==> flow/design.v <==
 module ADDER_TREE#(parameter DATA_IN_WIDTH = 8,DATA_OUT_WIDTH = 16)
							(clk,rst_n,ena,data_in1,data_in2,data_out,done,	pipe
							);
 input clk,rst_n,ena;
 input [DATA_IN_WIDTH - 1:0] data_in1,data_in2;
 output [DATA_OUT_WIDTH:0] data_out;
 output done;
 reg signed done;
 reg signed [DATA_OUT_WIDTH:0] data_out;
output [6:0] pipe;
reg signed [6:0] pipe;
wire data_in2_b0,data_in2_b1,data_in2_b2,data_in2_b3,data_in2_b4,data_in2_b5,data_in2_b6,data_in2_b7;
wire [DATA_IN_WIDTH - 1:0] M_wire0,M_wire1,M_wire2,M_wire3,M_wire4,M_wire5,M_wire6,M_wire7;
reg signed  [DATA_IN_WIDTH - 1:0] M_reg0,M_reg1,M_reg2,M_reg3,M_reg4,M_reg5,M_reg6,M_reg7;
reg signed  [DATA_IN_WIDTH:0] M_reg_ls1_0,M_reg_ls1_1,M_reg_ls1_2,M_reg_ls1_3,M_reg_ls1_4,M_reg_ls1_5,M_reg_ls1_6,M_reg_ls1_7;
reg signed  [DATA_IN_WIDTH + 1:0] Adder_reg1_0,Adder_reg1_1,Adder_reg1_2,Adder_reg1_3;
reg signed  [DATA_IN_WIDTH + 3:0] Adder_reg1_ls2_0,Adder_reg1_ls2_1,Adder_reg1_ls2_2,Adder_reg1_ls2_3,Adder_reg2_0,Adder_reg2_1;
reg signed  [DATA_IN_WIDTH + DATA_IN_WIDTH - 1:0] Adder_reg2_ls4_0,Adder_reg2_ls4_1;
reg signed  [DATA_IN_WIDTH + DATA_IN_WIDTH - 1:0] Adder_reg3_1;
assign data_in2_b0 = data_in2[0];
assign data_in2_b1 = data_in2[1];
assign data_in2_b2 = data_in2[2];
assign data_in2_b3 = data_in2[3];
assign data_in2_b4 = data_in2[4];
assign data_in2_b5 = data_in2[5];
assign data_in2_b6 = data_in2[6];
assign data_in2_b7 = data_in2[7];
assign M_wire0 = data_in2_b0 ? data_in1 : 0;
assign M_wire1 = data_in2_b1 ? data_in1 : 0;
assign M_wire2 = data_in2_b2 ? data_in1 : 0;
assign M_wire3 = data_in2_b3 ? data_in1 : 0;
assign M_wire4 = data_in2_b4 ? data_in1 : 0;
assign M_wire5 = data_in2_b5 ? data_in1 : 0;
assign M_wire6 = data_in2_b6 ? data_in1 : 0;
assign M_wire7 = data_in2_b7 ? data_in1 : 0;
always @(posedge clk or negedge rst_n)
  begin
    if(!rst_n)
	   begin
		   M_reg0 <= 0;
			M_reg1 <= 0;
			M_reg2 <= 0;
			M_reg3 <= 0;
			M_reg4 <= 0;
			M_reg5 <= 0;
			M_reg6 <= 0;
			M_reg7 <= 0;
			pipe[0] <= 0;
		end
	 else
	   begin
		  if(ena)
		    begin
			   M_reg0 <= M_wire0;
				M_reg1 <= M_wire1;
				M_reg2 <= M_wire2;
				M_reg3 <= M_wire3;
				M_reg4 <= M_wire4;
				M_reg5 <= M_wire5;
				M_reg6 <= M_wire6;
				M_reg7 <= M_wire7;
				pipe[0] <= 1;
			 end
		end
  end
always @(posedge clk or negedge rst_n)
  begin
    if(!rst_n)
	   begin
		   M_reg_ls1_0 <= 0;
			M_reg_ls1_1 <= 0;
			M_reg_ls1_2 <= 0;
			M_reg_ls1_3 <= 0;
			M_reg_ls1_4 <= 0;
			M_reg_ls1_5 <= 0;
			M_reg_ls1_6 <= 0;
			M_reg_ls1_7 <= 0;
			pipe[1] <= 0;
		end
	 else
	   begin
		  if(pipe[0])
		    begin
			   M_reg_ls1_0 <= M_reg0;
				M_reg_ls1_1 <= {M_reg1[7:0],1'b0};
				M_reg_ls1_2 <= M_reg2;
				M_reg_ls1_3 <= {M_reg3[7:0],1'b0};
				M_reg_ls1_4 <= M_reg4;
				M_reg_ls1_5 <= {M_reg5[7:0],1'b0};
				M_reg_ls1_6 <= M_reg6;
				M_reg_ls1_7 <= {M_reg7[7:0],1'b0};
				pipe[1] <= 1;
			 end
		end
  end
always @(posedge clk or negedge rst_n)
  begin
    if(!rst_n)
	   begin
		   Adder_reg1_0 <= 0;
			Adder_reg1_1 <= 0;
			Adder_reg1_2 <= 0;
			Adder_reg1_3 <= 0;
			pipe[2] <= 0;
		end
	 else
	   begin
		  if(pipe[1])
		    begin
			   Adder_reg1_0 <= M_reg_ls1_0 + M_reg_ls1_1;
				Adder_reg1_1 <= M_reg_ls1_2 + M_reg_ls1_3;
				Adder_reg1_2 <= M_reg_ls1_4 + M_reg_ls1_5;
				Adder_reg1_3 <= M_reg_ls1_6 + M_reg_ls1_7;
				pipe[2] <= 1;
			 end
		end
  end
always @(posedge clk or negedge rst_n)
  begin
    if(!rst_n)
	   begin
		   Adder_reg1_ls2_0 <= 0;
			Adder_reg1_ls2_1 <= 0;
			Adder_reg1_ls2_2 <= 0;
			Adder_reg1_ls2_3 <= 0;
			pipe[3] <= 0;
		end
	 else
	   begin
		  if(pipe[2])
		    begin
			   Adder_reg1_ls2_0 <= Adder_reg1_0;
				Adder_reg1_ls2_1 <= {Adder_reg1_1[9:0],2'b0};
				Adder_reg1_ls2_2 <= Adder_reg1_2;
				Adder_reg1_ls2_3 <= {Adder_reg1_3[9:0],2'b0};
				pipe[3] <= 1;
			 end
		end
  end
 always @(posedge clk or negedge rst_n)
  begin
    if(!rst_n)
	   begin
		   Adder_reg2_0 <= 0;
			Adder_reg2_1 <= 0;
			pipe[4] <= 0;
		end
	 else
	   begin
		  if(pipe[3])
		    begin
			   Adder_reg2_0 <= Adder_reg1_ls2_0 + Adder_reg1_ls2_1;
				Adder_reg2_1 <= Adder_reg1_ls2_2 + Adder_reg1_ls2_3;
				pipe[4] <= 1;
			 end
		end
  end
  always @(posedge clk or negedge rst_n)
  begin
    if(!rst_n)
	   begin
		   Adder_reg2_ls4_0 <= 0;
		   Adder_reg2_ls4_1 <= 0;
			pipe[5] <= 0;
		end
	 else
	   begin
		  if(pipe[4])
		    begin
				Adder_reg2_ls4_0 <= Adder_reg2_0;
				Adder_reg2_ls4_1 <= {Adder_reg2_1[11:0],4'b0};
				pipe[5] <= 1;
			 end
		end
  end
 always @(posedge clk or negedge rst_n)
  begin
    if(!rst_n)
	   begin
		   Adder_reg3_1 <= 0;
			pipe[6] <= 0;
		end
	 else
	   begin
		  if(pipe[5])
		    begin
			   Adder_reg3_1 <= Adder_reg2_ls4_0 + Adder_reg2_ls4_1;
				pipe[6] <= 1;
			 end
		end
  end
always @(posedge clk or negedge rst_n)
  begin
    if(!rst_n)
	   begin
		  data_out <= 0;
		  done <= 0; 
		end
	 else
	   begin
		  if(pipe[6])
		    begin
			  data_out <= Adder_reg3_1;
			  done <= 1'b1;
			 end
		end
  end
 endmodule 
From RTL to reports: ADDER_TREE

What the tools print for ADDER_TREE, step after step.
Line numbers count from 1 in the design file above.
Operators carry their Yosys type and port widths (W data, S select, Z words).
Library cell names are shortened.
Not given: -

Top: ADDER_TREE
Clock: clk
Standard-cell library: sky130hd
Library corner: tt_025C_1v80

Word-level counts

Yosys after proc, flatten, opt, wreduce and memory -nomap, before mapping. Enables and synchronous resets that opt folds into registers are not counted as muxes. Memory bits, and registers merged into a memory's read port (data or address), are not among the register bits. Print and check cells are not counted. Equal cells are merged and count once.

Magnitude comparators: 0
Add/subtract/negate cells: 7
Equal/unequal tests: 0
Div/mod/pow operators: 0
Mux-type cells: 8
Bitwise operators: 0
Reduce/logical cells: 0
Multipliers: 0
Shift-type cells: 0

Operators by type and width:

| operator         | count |
| $mux W8          | 8 |
| $add A8 B9 Y10   | 4 |
| $add A10 B12 Y12 | 2 |
| $add A12 B16 Y16 | 1 |

Output and inout bits: 25
Register bits: 296
Elaborated cells: 53
ROM bits: 0
Memory cells: 0
RAM bits: 0
Latch bits: 0
Clocked read ports x word width: 0

Depth

Longest topological path by Yosys (ltp), each cell counted once; first at word level (registers and memories cut), then after technology mapping (sequential cells cut; the memories' decode and read muxes count).

Word-level depth: 1
ABC_AREA: 0
Mapped depth: 8

After synthesis

The flow's flattened synthesis, as Yosys stat reports it; memories are mapped. The netlist is that of the ABC_AREA named above (0 if unset); the other value can give another one.

Cell types:

| cell type | count |
| dfrtp_1   | 296 |
| mux2_2    | 187 |
| ha_1      | 61 |
| o21ai_0   | 99 |
| nand3_1   | 67 |
| inv_1     | 78 |
| xnor2_1   | 24 |
| a21oi_1   | 37 |
| nor2_1    | 39 |
| clkbuf_1  | 38 |
| fa_1      | 7 |
| a21o_1    | 16 |
| nand2_1   | 27 |
| nor2b_1   | 13 |
| a211oi_1  | 10 |
| buf_2     | 14 |
| xor2_1    | 8 |
| o31ai_1   | 8 |

Other cell types: 32; their cells: 95.

Standard cells after synthesis: 1,124
Area of sequential cells: 0.0074071 sq mm
Cell area after synthesis: 0.0135205 sq mm
Mapped flip-flops: 296

Path before layout

Path of least setup slack by OpenSTA after synthesis, without wires, with an ideal clock, recovery checks aside; 20% of the period is set as input and as output delay. Where synthesis merged equal registers, the netlist keeps one of their names.

Path type: register -> register
Start point: register M_reg_ls1_2[1]
End point: register Adder_reg1_1[7]
Clock period: 4.0 ns
Library setup time: 0.120 ns
Setup slack: 1.933 ns
Path buffers: 0
Driving pins on the path: 8
Data arrival time: 1.947 ns
Launch time at the first pin: 0.000 ns
Delay of the path: 2.067 ns
Synthesis period reached: 2.067 ns

"delay of the path" = arrival - input delay + setup time.
"driving pins on the path": output pins that drive a net of the path, with the launching flip-flop's if there is one; two outputs of one cell count as two.
"synthesis period reached" = period - worst setup slack (recovery checks aside). The figure is calculated, with input and output delays left at 20% of the set period.
The rows between start and end are the longest chain of elaborated cells between them; the timing report does not say that the signal goes this way. Where chains are equally long, one stands for them.
A line is the first line of the expression or statement that the cell stems from. Yosys adds cells for indexed reads and writes and turns some case tables into memories.

Path through: dfrtp_1 > ha_1 > fa_1 > a21oi_1 > o21ai_0 > o21ai_0 > or3b_1 > a31o_2
Length of the longest elaborated chain: 1

RTL lines, path post-synthesis:

| what           | line | RTL |
| from (decl)    | 15   | `reg signed  [DATA_IN_WIDTH:0] M_reg_ls1_0,M_reg_ls1_1,M_reg_ls1_2,M_reg_ls1_3,M_reg_ls1_4,M_reg_ls1_5,M_reg_ls ...` |
| from (assign)  | 72   | `M_reg_ls1_2 <= 0;` |
| from (assign)  | 86   | `M_reg_ls1_2 <= M_reg2;` |
| $add A8 B9 Y10 | 111  | `Adder_reg1_1 <= M_reg_ls1_2 + M_reg_ls1_3;` |
| to (assign)    | 101  | `Adder_reg1_1 <= 0;` |
| to (assign)    | 111  |  |
| to (decl)      | 16   | `reg signed  [DATA_IN_WIDTH + 1:0] Adder_reg1_0,Adder_reg1_1,Adder_reg1_2,Adder_reg1_3;` |

Worst path after layout

Path of least setup slack in the final report of job 1 (OpenROAD, finished layout, wires in). Where an end is a register, its clock arrival counts in the times.

Path type: register -> output
Start point: register pipe[3]
End point: output pipe[3]
Output delay: 0.61 ns
Driving pins on the path: 2
Launch time at the first pin: 0.55 ns
Data arrival time: 2.01 ns
Clock period: 3.05 ns
Setup slack: 0.43 ns
Path buffers: 1

Path through: dfrtp_1 > clkdlybuf4s50_1
Length of the longest elaborated chain: 0

RTL lines, path after layout:

| what          | line | RTL |
| from (decl)   | 10   | `output [6:0] pipe;` |
| from (assign) | 126  | `pipe[3] <= 0;` |
| from (assign) | 136  | `pipe[3] <= 1;` |
| to (decl)     | 10   |  |

Data sheet: physical implementation of ADDER_TREE

Top module ADDER_TREE; platform sky130hd; tools Yosys and OpenROAD; 3 stored runs in no particular order. Input and output delays are each 20% of the period that was set; the output load is 0.01 pF.
By "period reached" is meant the clock period of the run minus its worst setup slack. This is arithmetic on one report: input and output delays are still those of the set period (20% each).
"worst setup path time" is the time allowed to the run's worst setup path (the clock period less input and output delay, where it has them) less its slack. Clock arrival times count: a late capture clock shortens it, a late launch clock lengthens it.
By "total power after layout" is meant OpenSTA's value without simulated activity: inputs other than the clock are taken to toggle once in ten clock periods, and the tool carries that through the logic.
Settings: - = not set for that run.

| item                                           | job 1              | job 2              | job 3              |
| ABC_AREA                                       | 0                  | -                  | -                  |
| CELL_PAD_IN_SITES_DETAIL_PLACEMENT             | 0                  | -                  | -                  |
| CORE_ASPECT_RATIO                              | 1.43               | -                  | -                  |
| CORE_MARGIN                                    | 7                  | 2                  | 5                  |
| CTS_CLUSTER_DIAMETER                           | 268                | -                  | 38                 |
| CTS_CLUSTER_SIZE                               | 69                 | -                  | 47                 |
| MIN_ROUTING_LAYER                              | met2               | -                  | met1               |
| SETUP_SLACK_MARGIN                             | -0.09              | -                  | 0.85               |
| SLEW_MARGIN                                    | 35                 | 20                 | 20                 |
| period_ns                                      | 3.05               | 4.0                | 3.89               |
| CAP_MARGIN                                     | 20                 | 20                 | 25                 |
| CORE_UTILIZATION                               | 40                 | 40                 | 57                 |
| GPL_TIMING_DRIVEN                              | -                  | -                  | 1                  |
| PLACE_DENSITY_LB_ADDON                         | -                  | -                  | 0.17               |
| netlist area reported by Yosys (sq mm)         | 0.0135205          | 0.0135205          | 0.0135205          |
| total die area (sq mm)                         | 0.0392272          | 0.0352876          | 0.0269009          |
| standard-cell area of the final layout (sq mm) | 0.0146916          | 0.0154949          | 0.0156913          |
| utilization after layout                       | 0.441              | 0.463              | 0.67               |
| worst setup slack after layout (ns)            | 0.429              | 0.976              | 1.131              |
| post-route setup TNS (ns)                      | 0.000              | 0.000              | 0.000              |
| total power after layout (mW)                  | 9.921              | 9.364              | 10.315             |
| period reached (ns)                            | 2.621              | 3.024              | 2.759              |
| worst setup path time (ns)                     | 2.01               | 2.22               | 1.98               |
| worst setup path type                          | register -> output | register -> output | register -> output |
